==> flow/design.v <==
module decimator
               (
                clk,
                enable,
                rstn,
                filter_in,
                filter_out,
                ce_out
                );
  input   clk; 
  input   enable; 
  input   rstn; 
  input   [5:0] filter_in;  
  output  [20:0] filter_out;  
  output  ce_out; 
  reg  [3:0] cur_count;  
  wire phase_1;  
  reg  ce_out_reg;  
  reg  signed [5:0] input_register;  
  wire signed [5:0] section_in1;  
  wire signed [20:0] section_cast1;  
  wire signed [20:0] sum1;  
  reg  signed [20:0] section_out1;  
  wire signed [20:0] add_cast;  
  wire signed [20:0] add_cast_1;  
  wire signed [21:0] add_temp;  
  wire signed [20:0] section_in2;  
  wire signed [20:0] sum2;  
  reg  signed [20:0] section_out2;  
  wire signed [20:0] add_cast_2;  
  wire signed [20:0] add_cast_3;  
  wire signed [21:0] add_temp_1;  
  wire signed [20:0] section_in3;  
  wire signed [20:0] sum3;  
  reg  signed [20:0] section_out3;  
  wire signed [20:0] add_cast_4;  
  wire signed [20:0] add_cast_5;  
  wire signed [21:0] add_temp_2;  
  wire signed [20:0] section_in4;  
  wire signed [20:0] diff1;  
  wire signed [20:0] section_out4;  
  wire signed [20:0] sub_cast;  
  wire signed [20:0] sub_cast_1;  
  wire signed [21:0] sub_temp;  
  reg  signed [20:0] int_delay_pipe [0:1] ;  
  wire signed [20:0] section_in5;  
  wire signed [20:0] diff2;  
  wire signed [20:0] section_out5;  
  wire signed [20:0] sub_cast_2;  
  wire signed [20:0] sub_cast_3;  
  wire signed [21:0] sub_temp_1;  
  reg  signed [20:0] int_delay_pipe_1 [0:1] ;  
  wire signed [20:0] section_in6;  
  wire signed [20:0] diff3;  
  wire signed [20:0] section_out6;  
  wire signed [20:0] sub_cast_4;  
  wire signed [20:0] sub_cast_5;  
  wire signed [21:0] sub_temp_2;  
  reg  signed [20:0] int_delay_pipe_2 [0:1] ;  
  reg  signed [20:0] output_register;  
  always @ (posedge clk or negedge rstn)
    begin: ce_output
      if (rstn == 1'b0) begin
        cur_count <= 4'b0000;
      end
      else begin
        if (enable == 1'b1) begin
          if (cur_count == 4'b1111) begin
            cur_count <= 4'b0000;
          end
          else begin
            cur_count <= cur_count + 1'b1;
          end
        end
      end
    end  
  assign  phase_1 = (cur_count == 4'b0001 && enable == 1'b1)? 1'b1 : 1'b0;
  always @ (posedge clk or negedge rstn)
    begin: ce_output_register
      if (rstn == 1'b0) begin
        ce_out_reg <= 1'b0;
      end
      else begin
          ce_out_reg <= phase_1;
      end
    end  
  always @ (posedge clk or negedge rstn)
    begin: input_reg_process
      if (rstn == 1'b0) begin
        input_register <= 0;
      end
      else begin
        if (enable == 1'b1) begin
          input_register <= filter_in;
        end
      end
    end  
  assign section_in1 = input_register;
  assign section_cast1 = $signed({{15{section_in1[5]}}, section_in1});
  assign add_cast = section_cast1;
  assign add_cast_1 = section_out1;
  assign add_temp = add_cast + add_cast_1;
  assign sum1 = add_temp[20:0];
  always @ (posedge clk or negedge rstn)
    begin: integrator_delay_section1
      if (rstn == 1'b0) begin
        section_out1 <= 0;
      end
      else begin
        if (enable == 1'b1) begin
          section_out1 <= sum1;
        end
      end
    end  
  assign section_in2 = section_out1;
  assign add_cast_2 = section_in2;
  assign add_cast_3 = section_out2;
  assign add_temp_1 = add_cast_2 + add_cast_3;
  assign sum2 = add_temp_1[20:0];
  always @ (posedge clk or negedge rstn)
    begin: integrator_delay_section2
      if (rstn == 1'b0) begin
        section_out2 <= 0;
      end
      else begin
        if (enable == 1'b1) begin
          section_out2 <= sum2;
        end
      end
    end  
  assign section_in3 = section_out2;
  assign add_cast_4 = section_in3;
  assign add_cast_5 = section_out3;
  assign add_temp_2 = add_cast_4 + add_cast_5;
  assign sum3 = add_temp_2[20:0];
  always @ (posedge clk or negedge rstn)
    begin: integrator_delay_section3
      if (rstn == 1'b0) begin
        section_out3 <= 0;
      end
      else begin
        if (enable == 1'b1) begin
          section_out3 <= sum3;
        end
      end
    end  
  assign section_in4 = section_out3;
  assign sub_cast = section_in4;
  assign sub_cast_1 = diff1;
  assign sub_temp = sub_cast - sub_cast_1;
  assign section_out4 = sub_temp[20:0];
  always @ (posedge clk or negedge rstn)
    begin: comb_delay_section4
      if (rstn == 1'b0) begin
        int_delay_pipe[0] <= 21'b000000000000000000000;
        int_delay_pipe[1] <= 21'b000000000000000000000;
      end
      else begin
        if (phase_1 == 1'b1) begin
          int_delay_pipe[1] <= int_delay_pipe[0];
          int_delay_pipe[0] <= section_in4;
        end
      end
    end  
  assign diff1 = int_delay_pipe[1];
  assign section_in5 = section_out4;
  assign sub_cast_2 = section_in5;
  assign sub_cast_3 = diff2;
  assign sub_temp_1 = sub_cast_2 - sub_cast_3;
  assign section_out5 = sub_temp_1[20:0];
  always @ (posedge clk or negedge rstn)
    begin: comb_delay_section5
      if (rstn == 1'b0) begin
        int_delay_pipe_1[0] <= 21'b000000000000000000000;
        int_delay_pipe_1[1] <= 21'b000000000000000000000;
      end
      else begin
        if (phase_1 == 1'b1) begin
          int_delay_pipe_1[1] <= int_delay_pipe_1[0];
          int_delay_pipe_1[0] <= section_in5;
        end
      end
    end  
  assign diff2 = int_delay_pipe_1[1];
  assign section_in6 = section_out5;
  assign sub_cast_4 = section_in6;
  assign sub_cast_5 = diff3;
  assign sub_temp_2 = sub_cast_4 - sub_cast_5;
  assign section_out6 = sub_temp_2[20:0];
  always @ (posedge clk or negedge rstn)
    begin: comb_delay_section6
      if (rstn == 1'b0) begin
        int_delay_pipe_2[0] <= 21'b000000000000000000000;
        int_delay_pipe_2[1] <= 21'b000000000000000000000;
      end
      else begin
        if (phase_1 == 1'b1) begin
          int_delay_pipe_2[1] <= int_delay_pipe_2[0];
          int_delay_pipe_2[0] <= section_in6;
        end
      end
    end  
  assign diff3 = int_delay_pipe_2[1];
  always @ (posedge clk or negedge rstn)
    begin: output_reg_process
      if (rstn == 1'b0) begin
        output_register <= 0;
      end
      else begin
        if (phase_1 == 1'b1) begin
          output_register <= section_out6;
        end
      end
    end  
  assign ce_out = ce_out_reg;
  assign filter_out = output_register;
endmodule   
`timescale 1 ns / 1 ns
module loop_filter
          (
           clk,
           rstn,
           enable,
           filter_in,
           ceout,
           filter_out,
           a2,a3,b1,b2
          );
  input   clk;
  input   rstn;
  input   enable;
  input   signed [15:0] filter_in;   
  output  ceout;
  output  signed [15:0] filter_out;   
  input signed [17:0] a2,a3,b1,b2;
  wire enb_1_16_0;
  wire signed [33:0] b_1_out1;   
  wire signed [33:0] b_2_out1;   
  wire signed [15:0] CastCAS_out1;   
  wire signed [33:0] a_2_out1;   
  wire signed [33:0] a_3_out1;   
  wire signed [15:0] CastStates3_out1;   
  reg signed [15:0] BodyDelay3_out1;   
  wire signed [36:0] BodyLSum2_sub_cast;   
  wire signed [37:0] BodyLSum2_sub_cast_1;   
  wire signed [36:0] BodyLSum2_sub_cast_2;   
  wire signed [37:0] BodyLSum2_sub_cast_3;   
  wire signed [37:0] BodyLSum2_sub_temp;   
  wire signed [36:0] BodyLSum2_out1;   
  wire signed [37:0] BodyRSum2_sub_cast;   
  wire signed [36:0] BodyRSum2_sub_cast_1;   
  wire signed [37:0] BodyRSum2_sub_cast_2;   
  wire signed [37:0] BodyRSum2_sub_temp;   
  wire signed [36:0] BodyRSum2_out1;   
  wire signed [15:0] CastStates2_out1;   
  reg signed [15:0] BodyDelay2_out1;   
  wire signed [36:0] HeadSum1_add_cast;   
  wire signed [37:0] HeadSum1_add_cast_1;   
  wire signed [36:0] HeadSum1_add_cast_2;   
  wire signed [37:0] HeadSum1_add_cast_3;   
  wire signed [37:0] HeadSum1_add_temp;   
  wire signed [36:0] HeadSum1_out1;   
  assign b_1_out1 = b1 * filter_in;
  assign b_2_out1 = b2 * filter_in;
  assign enb_1_16_0 = enable;
  assign a_2_out1 = a2 * CastCAS_out1;
  assign a_3_out1 = a3 * CastCAS_out1;
  assign CastStates3_out1 = {{3{a_3_out1[33]}}, a_3_out1[33:21]};
  always @(posedge clk or negedge rstn)
    begin : BodyDelay3_process
      if (rstn == 1'b0) begin
        BodyDelay3_out1 <= 16'sb0000000000000000;
      end
      else begin
        if (enb_1_16_0) begin
          BodyDelay3_out1 <= CastStates3_out1;
        end
      end
    end
  assign BodyLSum2_sub_cast = {{2{b_2_out1[33]}}, {b_2_out1, 1'b0}};
  assign BodyLSum2_sub_cast_1 = BodyLSum2_sub_cast;
  assign BodyLSum2_sub_cast_2 = {BodyDelay3_out1, 21'b000000000000000000000};
  assign BodyLSum2_sub_cast_3 = BodyLSum2_sub_cast_2;
  assign BodyLSum2_sub_temp = BodyLSum2_sub_cast_1 - BodyLSum2_sub_cast_3;
  assign BodyLSum2_out1 = ((BodyLSum2_sub_temp[37] == 1'b0) && (BodyLSum2_sub_temp[36] != 1'b0) ? 37'sh0FFFFFFFFF :
              ((BodyLSum2_sub_temp[37] == 1'b1) && (BodyLSum2_sub_temp[36] != 1'b1) ? 37'sh1000000000 :
              $signed(BodyLSum2_sub_temp[36:0])));
  assign BodyRSum2_sub_cast = BodyLSum2_out1;
  assign BodyRSum2_sub_cast_1 = a_2_out1;
  assign BodyRSum2_sub_cast_2 = BodyRSum2_sub_cast_1;
  assign BodyRSum2_sub_temp = BodyRSum2_sub_cast - BodyRSum2_sub_cast_2;
  assign BodyRSum2_out1 = ((BodyRSum2_sub_temp[37] == 1'b0) && (BodyRSum2_sub_temp[36] != 1'b0) ? 37'sh0FFFFFFFFF :
              ((BodyRSum2_sub_temp[37] == 1'b1) && (BodyRSum2_sub_temp[36] != 1'b1) ? 37'sh1000000000 :
              $signed(BodyRSum2_sub_temp[36:0])));
  assign CastStates2_out1 = ((BodyRSum2_out1[36] == 1'b0) && (BodyRSum2_out1[35:21] == 15'b111111111111111) ? 16'sb0111111111111111 :
              $signed(BodyRSum2_out1[36:21]));
  always @(posedge clk or negedge rstn)
    begin : BodyDelay2_process
      if (rstn == 1'b0) begin
        BodyDelay2_out1 <= 16'sb0000000000000000;
      end
      else begin
        if (enb_1_16_0) begin
          BodyDelay2_out1 <= CastStates2_out1;
        end
      end
    end
  assign HeadSum1_add_cast = {{2{b_1_out1[33]}}, {b_1_out1, 1'b0}};
  assign HeadSum1_add_cast_1 = HeadSum1_add_cast;
  assign HeadSum1_add_cast_2 = {BodyDelay2_out1, 21'b000000000000000000000};
  assign HeadSum1_add_cast_3 = HeadSum1_add_cast_2;
  assign HeadSum1_add_temp = HeadSum1_add_cast_1 + HeadSum1_add_cast_3;
  assign HeadSum1_out1 = ((HeadSum1_add_temp[37] == 1'b0) && (HeadSum1_add_temp[36] != 1'b0) ? 37'sh0FFFFFFFFF :
              ((HeadSum1_add_temp[37] == 1'b1) && (HeadSum1_add_temp[36] != 1'b1) ? 37'sh1000000000 :
              $signed(HeadSum1_add_temp[36:0])));
  assign CastCAS_out1 = ((HeadSum1_out1[36] == 1'b0) && (HeadSum1_out1[35:31] != 5'b00000) ? 16'sb0111111111111111 :
              ((HeadSum1_out1[36] == 1'b1) && (HeadSum1_out1[35:31] != 5'b11111) ? 16'sb1000000000000000 :
              $signed(HeadSum1_out1[31:16])));
  assign filter_out = CastCAS_out1;
  assign ceout = enable;
endmodule   
module dlf_core (
   input             clk,
   input             rstn,
   input             dlf_en,
   input  [4:0]      tdc_dout,
   input  [17:0]     dlf_a2,
   input  [17:0]     dlf_a3,
   input  [17:0]     dlf_b1,
   input  [17:0]     dlf_b2,
   input  [14:0]     dlf_sdm_nc_in,
   output [15:0]     dlf_out,
   output            dlf_valid
   );
   wire signed [5:0]  dec_in;
   wire signed [20:0] dec_out;
   wire signed [15:0] dec_out_slc;
   wire signed [15:0] dlf_sdm_nc_in_ext;
   wire signed [15:0] dlf_in;
   wire signed [15:0] lf_out;
   wire               dec_ce;
   reg  [15:0]        dlf_out_r;
   reg                dlf_valid_r;
   assign dec_in = tdc_dout - 6'sd16;
   assign dlf_sdm_nc_in_ext = {1'b0,dlf_sdm_nc_in};
   assign dec_out_slc = dec_out[20:5];
   assign dlf_in = dec_out_slc - dlf_sdm_nc_in_ext;
   decimator decimator_1(
			 .clk(clk),
			 .enable(dlf_en),
			 .rstn(rstn),
			 .filter_in(dec_in),
			 .filter_out(dec_out),
			 .ce_out(dec_ce)
			 );
   loop_filter loop_filter_1(
			     .clk(clk),
			     .rstn(rstn),
			     .enable(dec_ce),
			     .filter_in(dlf_in),
			     .ceout(),
			     .filter_out(lf_out),
			     .a2(dlf_a2),
			     .a3(dlf_a3),
			     .b1(dlf_b1),
			     .b2(dlf_b2)
			     );
   always @(posedge clk or negedge rstn) begin
      if (rstn == 1'b0) begin
	 dlf_out_r <= 16'd0;
	 dlf_valid_r <= 1'b0;
      end
      else begin
	 dlf_valid_r <= dec_ce;
	 if (dec_ce)
	   dlf_out_r <= lf_out;
      end
   end
   assign dlf_out = dlf_out_r;
   assign dlf_valid = dlf_valid_r;
endmodule
; ---- Step by step through the tools: dlf_core
; Tool output for the design above, in the order of the flow.
; Line numbers count from 1 in the design file above.
; A cell with n/a has no value.
[setup]
top_module = dlf_core
clock = clk
library = sky130hd
lib_corner = tt_025C_1v80

; ---- Word-level counts
; Counts by Yosys on the flattened word-level netlist (proc, flatten, opt, wreduce). Print and check cells are left out.
[word_totals]
regBits = 267
inputBits = 95
output_inout_bits = 17
elab_cells = 67
[classes]
n_addsub = 12
n_mul = 4
eq_ne = 4
mux = 11
n_logic = 8
reduce_and_logical = 11
[op_table]
columns = op, n
row1 = multiplier 18 x 16 -> 34 bit, 4
row2 = two-way mux 37 bit, 6
row3 = subtractor 21 bit, 3
row4 = two-way mux 16 bit, 3
row5 = adder 21 bit, 2
row6 = adder 35 x 37 -> 38 bit, 1
row7 = subtractor 37 x 34 -> 38 bit, 1
row8 = subtractor 35 x 34 -> 36 bit, 1
row9 = adder 6 x 21 -> 21 bit, 1
row10 = subtractor 16 bit, 1
row11 = equality test 15 bit (second input constant), 1
row12 = logical AND 1 bit, 10
row13 = inverter 1 bit, 8
row14 = subtractor 5 x 5 -> 6 bit (second input constant), 1
row15 = != test 5 bit (second input constant), 1
row16 = nonzero test 5 bit, 1
row17 = adder 4 x 1 -> 4 bit (second input constant), 1
row18 = equality test 4 x 1 -> 1 bit (second input constant), 1
row19 = equality test 4 bit (second input constant), 1
row20 = two-way mux 4 bit, 1
row21 = two-way mux 1 bit, 1

; ---- Longest topological paths
; Depth = most cells in a row (Yosys ltp): at word level without a register or memory, in the mapped netlist without a sequential cell, where the memories' decode and read muxes count.
[depth]
ltp_word = 20
ABC_AREA = 0
depth_mapped = 81
depth_no_buf = 77

; ---- Netlist
; Source: synth_stat.txt of the flow (Yosys; design flattened, memories mapped). It holds for the ABC_AREA given above (unset counts as 0); a run with the other value may have another netlist.
[synth_totals]
cells = 6756
synth_area_mm2 = 0.0611436
seqArea_mm2 = 0.0065313
ffs = 261
buffers = 248
[types]
columns = cell_type, n, type_area_um2
row1 = sky130_fd_sc_hd__fa_1, 1228, 2.46E+04
row2 = sky130_fd_sc_hd__dfrtp_1, 261, 6.53E+03
row3 = sky130_fd_sc_hd__ha_1, 518, 6.48E+03
row4 = sky130_fd_sc_hd__inv_1, 1477, 5.54E+03
row5 = sky130_fd_sc_hd__nand2_1, 972, 3.65E+03
row6 = sky130_fd_sc_hd__and2_1, 372, 2.33E+03
row7 = sky130_fd_sc_hd__xnor2_1, 142, 1.24E+03
row8 = sky130_fd_sc_hd__o21ai_0, 215, 1.08E+03
row9 = sky130_fd_sc_hd__clkbuf_1, 239, 897.11
row10 = sky130_fd_sc_hd__nor2_1, 238, 893.357
row11 = sky130_fd_sc_hd__a21oi_1, 159, 795.763
row12 = sky130_fd_sc_hd__a21o_1, 96, 720.691
row13 = sky130_fd_sc_hd__mux2_2, 58, 653.126
row14 = sky130_fd_sc_hd__nand2b_1, 96, 600.576
row15 = sky130_fd_sc_hd__xor2_1, 59, 516.746
row16 = sky130_fd_sc_hd__nor2b_1, 82, 512.992
row17 = sky130_fd_sc_hd__and3_1, 62, 387.872
row18 = sky130_fd_sc_hd__nand3_1, 69, 345.331
; Not listed: further types 82, cells in them 413.
; The figures by module come from a second, unflattened synthesis with its own total; it is not the netlist above.
[hier_totals]
cells_unflattened = 6767
hier_area_mm2 = 0.0615928
; Rows give one instance, submodules left out.
[modules]
columns = mod, n_inst, cells, mod_area_mm2, seq_area_mm2
row1 = loop_filter, 1, 5145, 0.046631, 0.0007257
row2 = decimator, 1, 1465, 0.0135042, 0.0055303
row3 = dlf_core, 1, 157, 0.0014576, 0.0004254

; ---- Path before layout
; Source: OpenSTA report_checks on the synthesized netlist (no wires, ideal clock, input and output delay 20% of the period each), path of least setup slack; recovery checks are left aside. Register names are those of the netlist, which keeps one name where synthesis merged equal registers.
[synth_timing]
path_type = input -> register
from = input port dlf_sdm_nc_in[0]
to = register loop_filter_1.BodyDelay2_out1[14]
clock_period_ps = 25000
in_delay_ps = 5000
setup_time_ps = 121
t_first_pin_ps = 5000
arrival_ps = 21306
t_required_ps = 24879
path_slack_ps = 3573
path_delay_ps = 16427
path_stages = 78
path_buffers = 5
synth_period_reached_ps = 21427
; "path_delay_ps" = arrival - input delay + setup time.
; "path_stages": output pins that drive a net of the path, with the launching flip-flop's if there is one; two outputs of one cell count as two.
; "synth_period_reached_ps" = period - worst setup slack (recovery checks aside). The figure is calculated, with input and output delays left at 20% of the set period.
; Between the ends stands the longest chain of elaborated cells between them, by number of cells; it is not shown to be the way that was timed. Of several equally long chains one is given.
; Each line given opens the expression or statement behind the cell; cells for indexed reads and writes are added by Yosys, which also makes memories of some case tables.
[synth_via]
path_cell_list = sky130_fd_sc_hd__ha_1 -> sky130_fd_sc_hd__fa_1 -> sky130_fd_sc_hd__nor2b_1 -> sky130_fd_sc_hd__o21ai_0 -> sky130_fd_sc_hd__a21boi_1 -> sky130_fd_sc_hd__o21ai_0 -> sky130_fd_sc_hd__a21boi_1 -> sky130_fd_sc_hd__o21ai_0 -> sky130_fd_sc_hd__a21boi_1 -> sky130_fd_sc_hd__o21ai_0 -> sky130_fd_sc_hd__a21boi_1 -> sky130_fd_sc_hd__o21ai_0 -> sky130_fd_sc_hd__and3_1 -> sky130_fd_sc_hd__or3_1 -> sky130_fd_sc_hd__clkbuf_1 -> sky130_fd_sc_hd__clkbuf_1 -> sky130_fd_sc_hd__and2_1 -> sky130_fd_sc_hd__ha_1 -> (+42 left out) -> sky130_fd_sc_hd__fa_1 -> sky130_fd_sc_hd__inv_1 -> sky130_fd_sc_hd__fa_1 -> sky130_fd_sc_hd__inv_1 -> sky130_fd_sc_hd__ha_1 -> sky130_fd_sc_hd__a21o_1 -> sky130_fd_sc_hd__a21oi_1 -> sky130_fd_sc_hd__nor2_1 -> sky130_fd_sc_hd__nor2_1 -> sky130_fd_sc_hd__nor2_1 -> sky130_fd_sc_hd__a2111oi_0 -> sky130_fd_sc_hd__o41ai_1 -> sky130_fd_sc_hd__a221o_1 -> sky130_fd_sc_hd__o21bai_1 -> sky130_fd_sc_hd__a21boi_1 -> sky130_fd_sc_hd__or4_1 -> sky130_fd_sc_hd__a21oi_1 -> sky130_fd_sc_hd__o2bb2ai_2
elab_chain_cells = 20
cone_cells = 36
lines_between = 16
cone_classes = add/sub (4); mul (3); eq/ne (2); mux (9); logic (8); reduce/logical (10)
[synth_lines]
columns = item, line_no
row1 = start: declaration, 331  ; input  [14:0]     dlf_sdm_nc_in,
row2 = subtractor 16 bit, 347  ; assign dlf_in = dec_out_slc - dlf_sdm_nc_in_ext;
row3 = multiplier 18 x 16 -> 34 bit, 263  ; assign b_1_out1 = b1 * filter_in;
row4 = adder 35 x 37 -> 38 bit, 312  ; assign HeadSum1_add_temp = HeadSum1_add_cast_1 + HeadSum1_add_cast_3;
row5 = inverter 1 bit, 314  ; ((HeadSum1_add_temp[37] == 1'b1) && (HeadSum1_add_temp[36] != 1'b1) ? 37'sh1000000000 :
row6 = logical AND 1 bit, 314
row7 = two-way mux 37 bit, 314
row8 = two-way mux 37 bit, 313  ; assign HeadSum1_out1 = ((HeadSum1_add_temp[37] == 1'b0) && (HeadSum1_add_temp[36] != 1'b0) ? 37'sh0FFFFFFFFF :
row9 = (+6 left out), n/a
row10 = inverter 1 bit, 293  ; ((BodyRSum2_sub_temp[37] == 1'b1) && (BodyRSum2_sub_temp[36] != 1'b1) ? 37'sh1000000000 :
row11 = logical AND 1 bit, 293
row12 = two-way mux 37 bit, 293
row13 = two-way mux 37 bit, 292  ; assign BodyRSum2_out1 = ((BodyRSum2_sub_temp[37] == 1'b0) && (BodyRSum2_sub_temp[36] != 1'b0) ? 37'sh0FFFFFFFF ...
row14 = inverter 1 bit, 295  ; assign CastStates2_out1 = ((BodyRSum2_out1[36] == 1'b0) && (BodyRSum2_out1[35:21] == 15'b111111111111111) ? 16 ...
row15 = logical AND 1 bit, 295
row16 = two-way mux 16 bit, 295
row17 = end: assignment, 300  ; BodyDelay2_out1 <= 16'sb0000000000000000;
row18 = end: assignment, 304  ; BodyDelay2_out1 <= CastStates2_out1;
row19 = end: declaration, 256  ; reg signed [15:0] BodyDelay2_out1;

; ---- Worst path after layout
; Path of least setup slack in the final report of stored run 1 (OpenROAD, finished layout, wires in). Where an end is a register, its clock arrival counts in the times.
; The report prints the path's times to 10 ps; the period is as set.
[layout_timing]
path_type = input -> register
from = input port dlf_sdm_nc_in[1]
to = register loop_filter_1.BodyDelay2_out1[14]
clock_period_ps = 25000
in_delay_ps = 5000
setup_time_ps = 70
t_first_pin_ps = 5000
arrival_ps = 24100
t_required_ps = 25500
path_slack_ps = 1400
path_stages = 69
path_buffers = 4
; Between the ends stands the longest chain of elaborated cells between them, by number of cells; it is not shown to be the way that was timed. Of several equally long chains one is given.
[layout_via]
path_cell_list = sky130_fd_sc_hd__clkdlybuf4s50_1 -> sky130_fd_sc_hd__inv_1 -> sky130_fd_sc_hd__ha_1 -> sky130_fd_sc_hd__nor2b_1 -> sky130_fd_sc_hd__o21ai_0 -> sky130_fd_sc_hd__a21boi_0 -> sky130_fd_sc_hd__o21ai_0 -> sky130_fd_sc_hd__a21boi_0 -> sky130_fd_sc_hd__o21ai_0 -> sky130_fd_sc_hd__a21boi_0 -> sky130_fd_sc_hd__o21ai_0 -> sky130_fd_sc_hd__nand2_1 -> sky130_fd_sc_hd__xor2_2 -> sky130_fd_sc_hd__nand2_1 -> sky130_fd_sc_hd__fa_1 -> sky130_fd_sc_hd__inv_1 -> sky130_fd_sc_hd__fa_1 -> sky130_fd_sc_hd__inv_1 -> (+33 left out) -> sky130_fd_sc_hd__fa_1 -> sky130_fd_sc_hd__fa_1 -> sky130_fd_sc_hd__fa_1 -> sky130_fd_sc_hd__fa_1 -> sky130_fd_sc_hd__inv_1 -> sky130_fd_sc_hd__fa_1 -> sky130_fd_sc_hd__inv_1 -> sky130_fd_sc_hd__ha_1 -> sky130_fd_sc_hd__a21oi_1 -> sky130_fd_sc_hd__o21ai_0 -> sky130_fd_sc_hd__a211oi_1 -> sky130_fd_sc_hd__o21ai_0 -> sky130_fd_sc_hd__a221oi_1 -> sky130_fd_sc_hd__a21boi_1 -> sky130_fd_sc_hd__xor2_1 -> sky130_fd_sc_hd__a211oi_4 -> sky130_fd_sc_hd__a21oi_1 -> sky130_fd_sc_hd__o2bb2ai_2
elab_chain_cells = 20
cone_cells = 36
lines_between = 16
cone_classes = add/sub (4); mul (3); eq/ne (2); mux (9); logic (8); reduce/logical (10)
[layout_lines]
columns = item, line_no
row1 = start: declaration, 331  ; input  [14:0]     dlf_sdm_nc_in,
row2 = subtractor 16 bit, 347  ; assign dlf_in = dec_out_slc - dlf_sdm_nc_in_ext;
row3 = multiplier 18 x 16 -> 34 bit, 263  ; assign b_1_out1 = b1 * filter_in;
row4 = adder 35 x 37 -> 38 bit, 312  ; assign HeadSum1_add_temp = HeadSum1_add_cast_1 + HeadSum1_add_cast_3;
row5 = inverter 1 bit, 314  ; ((HeadSum1_add_temp[37] == 1'b1) && (HeadSum1_add_temp[36] != 1'b1) ? 37'sh1000000000 :
row6 = logical AND 1 bit, 314
row7 = two-way mux 37 bit, 314
row8 = two-way mux 37 bit, 313  ; assign HeadSum1_out1 = ((HeadSum1_add_temp[37] == 1'b0) && (HeadSum1_add_temp[36] != 1'b0) ? 37'sh0FFFFFFFFF :
row9 = (+6 left out), n/a
row10 = inverter 1 bit, 293  ; ((BodyRSum2_sub_temp[37] == 1'b1) && (BodyRSum2_sub_temp[36] != 1'b1) ? 37'sh1000000000 :
row11 = logical AND 1 bit, 293
row12 = two-way mux 37 bit, 293
row13 = two-way mux 37 bit, 292  ; assign BodyRSum2_out1 = ((BodyRSum2_sub_temp[37] == 1'b0) && (BodyRSum2_sub_temp[36] != 1'b0) ? 37'sh0FFFFFFFF ...
row14 = inverter 1 bit, 295  ; assign CastStates2_out1 = ((BodyRSum2_out1[36] == 1'b0) && (BodyRSum2_out1[35:21] == 15'b111111111111111) ? 16 ...
row15 = logical AND 1 bit, 295
row16 = two-way mux 16 bit, 295
row17 = end: assignment, 300  ; BodyDelay2_out1 <= 16'sb0000000000000000;
row18 = end: assignment, 304  ; BodyDelay2_out1 <= CastStates2_out1;
row19 = end: declaration, 256  ; reg signed [15:0] BodyDelay2_out1;

; Record of 3 stored runs of the RTL-to-layout flow on dlf_core, platform sky130hd. The runs are unordered. Constraints: input delay and output delay 20% of the set period each, output load 0.01 pF.
; By "period_reached_ps" is meant the clock period of the run minus its worst setup slack. This is arithmetic on one report: input and output delays are still those of the set period (20% each).
; "worst_path_ps" means the part of the period allowed to the worst setup path (the constraints hold back 20% at inputs and 20% at outputs) less its slack; where the path has registers, the arrival times of their clocks count too.
; "worst_path_ps" is known to 10 ps.

[stored run 1: settings]
CORE_UTILIZATION = 40
SLEW_MARGIN = 35
TNS_END_PERCENT = 75
period_ns = 25.0
CAP_MARGIN = 20
CORE_MARGIN = 2
[stored run 1: results]
synthArea_mm2 = 0.0611436
design.die.area_mm2 = 0.156001
layout_stdcell_area_mm2 = 0.065653
finalUtil_frac = 0.432
timing.setup.ws_ps = 1397
total_negative_slack_ps = 0
holdWs_ps = 459
period_reached_ps = 23603
worst_path_ps = 18600
worst_setup_path_type = input -> register

[stored run 2: settings]
ABC_AREA = 0
CAP_MARGIN = 30
CELL_PAD_IN_SITES_DETAIL_PLACEMENT = 1
CELL_PAD_IN_SITES_GLOBAL_PLACEMENT = 1
CORE_ASPECT_RATIO = 0.72
CORE_MARGIN = 2
CORE_UTILIZATION = 40
CTS_CLUSTER_DIAMETER = 235
GPL_ROUTABILITY_DRIVEN = 1
MAX_ROUTING_LAYER = met4
MIN_ROUTING_LAYER = met1
PLACE_DENSITY_LB_ADDON = 0.26
SETUP_SLACK_MARGIN = 3.87
SLEW_MARGIN = 15
TNS_END_PERCENT = 40
period_ns = 15.5
[stored run 2: results]
synthArea_mm2 = 0.0611436
design.die.area_mm2 = 0.156045
layout_stdcell_area_mm2 = 0.0738771
finalUtil_frac = 0.487
timing.setup.ws_ps = -3721
total_negative_slack_ps = -103711
holdWs_ps = 470
period_reached_ps = 19221
worst_path_ps = 16120
worst_setup_path_type = input -> register

[stored run 3: settings]
CORE_UTILIZATION = 40
period_ns = 24.1
CAP_MARGIN = 20
CORE_MARGIN = 2
SLEW_MARGIN = 20
[stored run 3: results]
synthArea_mm2 = 0.0611436
design.die.area_mm2 = 0.156001
layout_stdcell_area_mm2 = 0.0658782
finalUtil_frac = 0.434
timing.setup.ws_ps = 1027
total_negative_slack_ps = 0
holdWs_ps = 467
period_reached_ps = 23073
worst_path_ps = 18250
worst_setup_path_type = input -> register
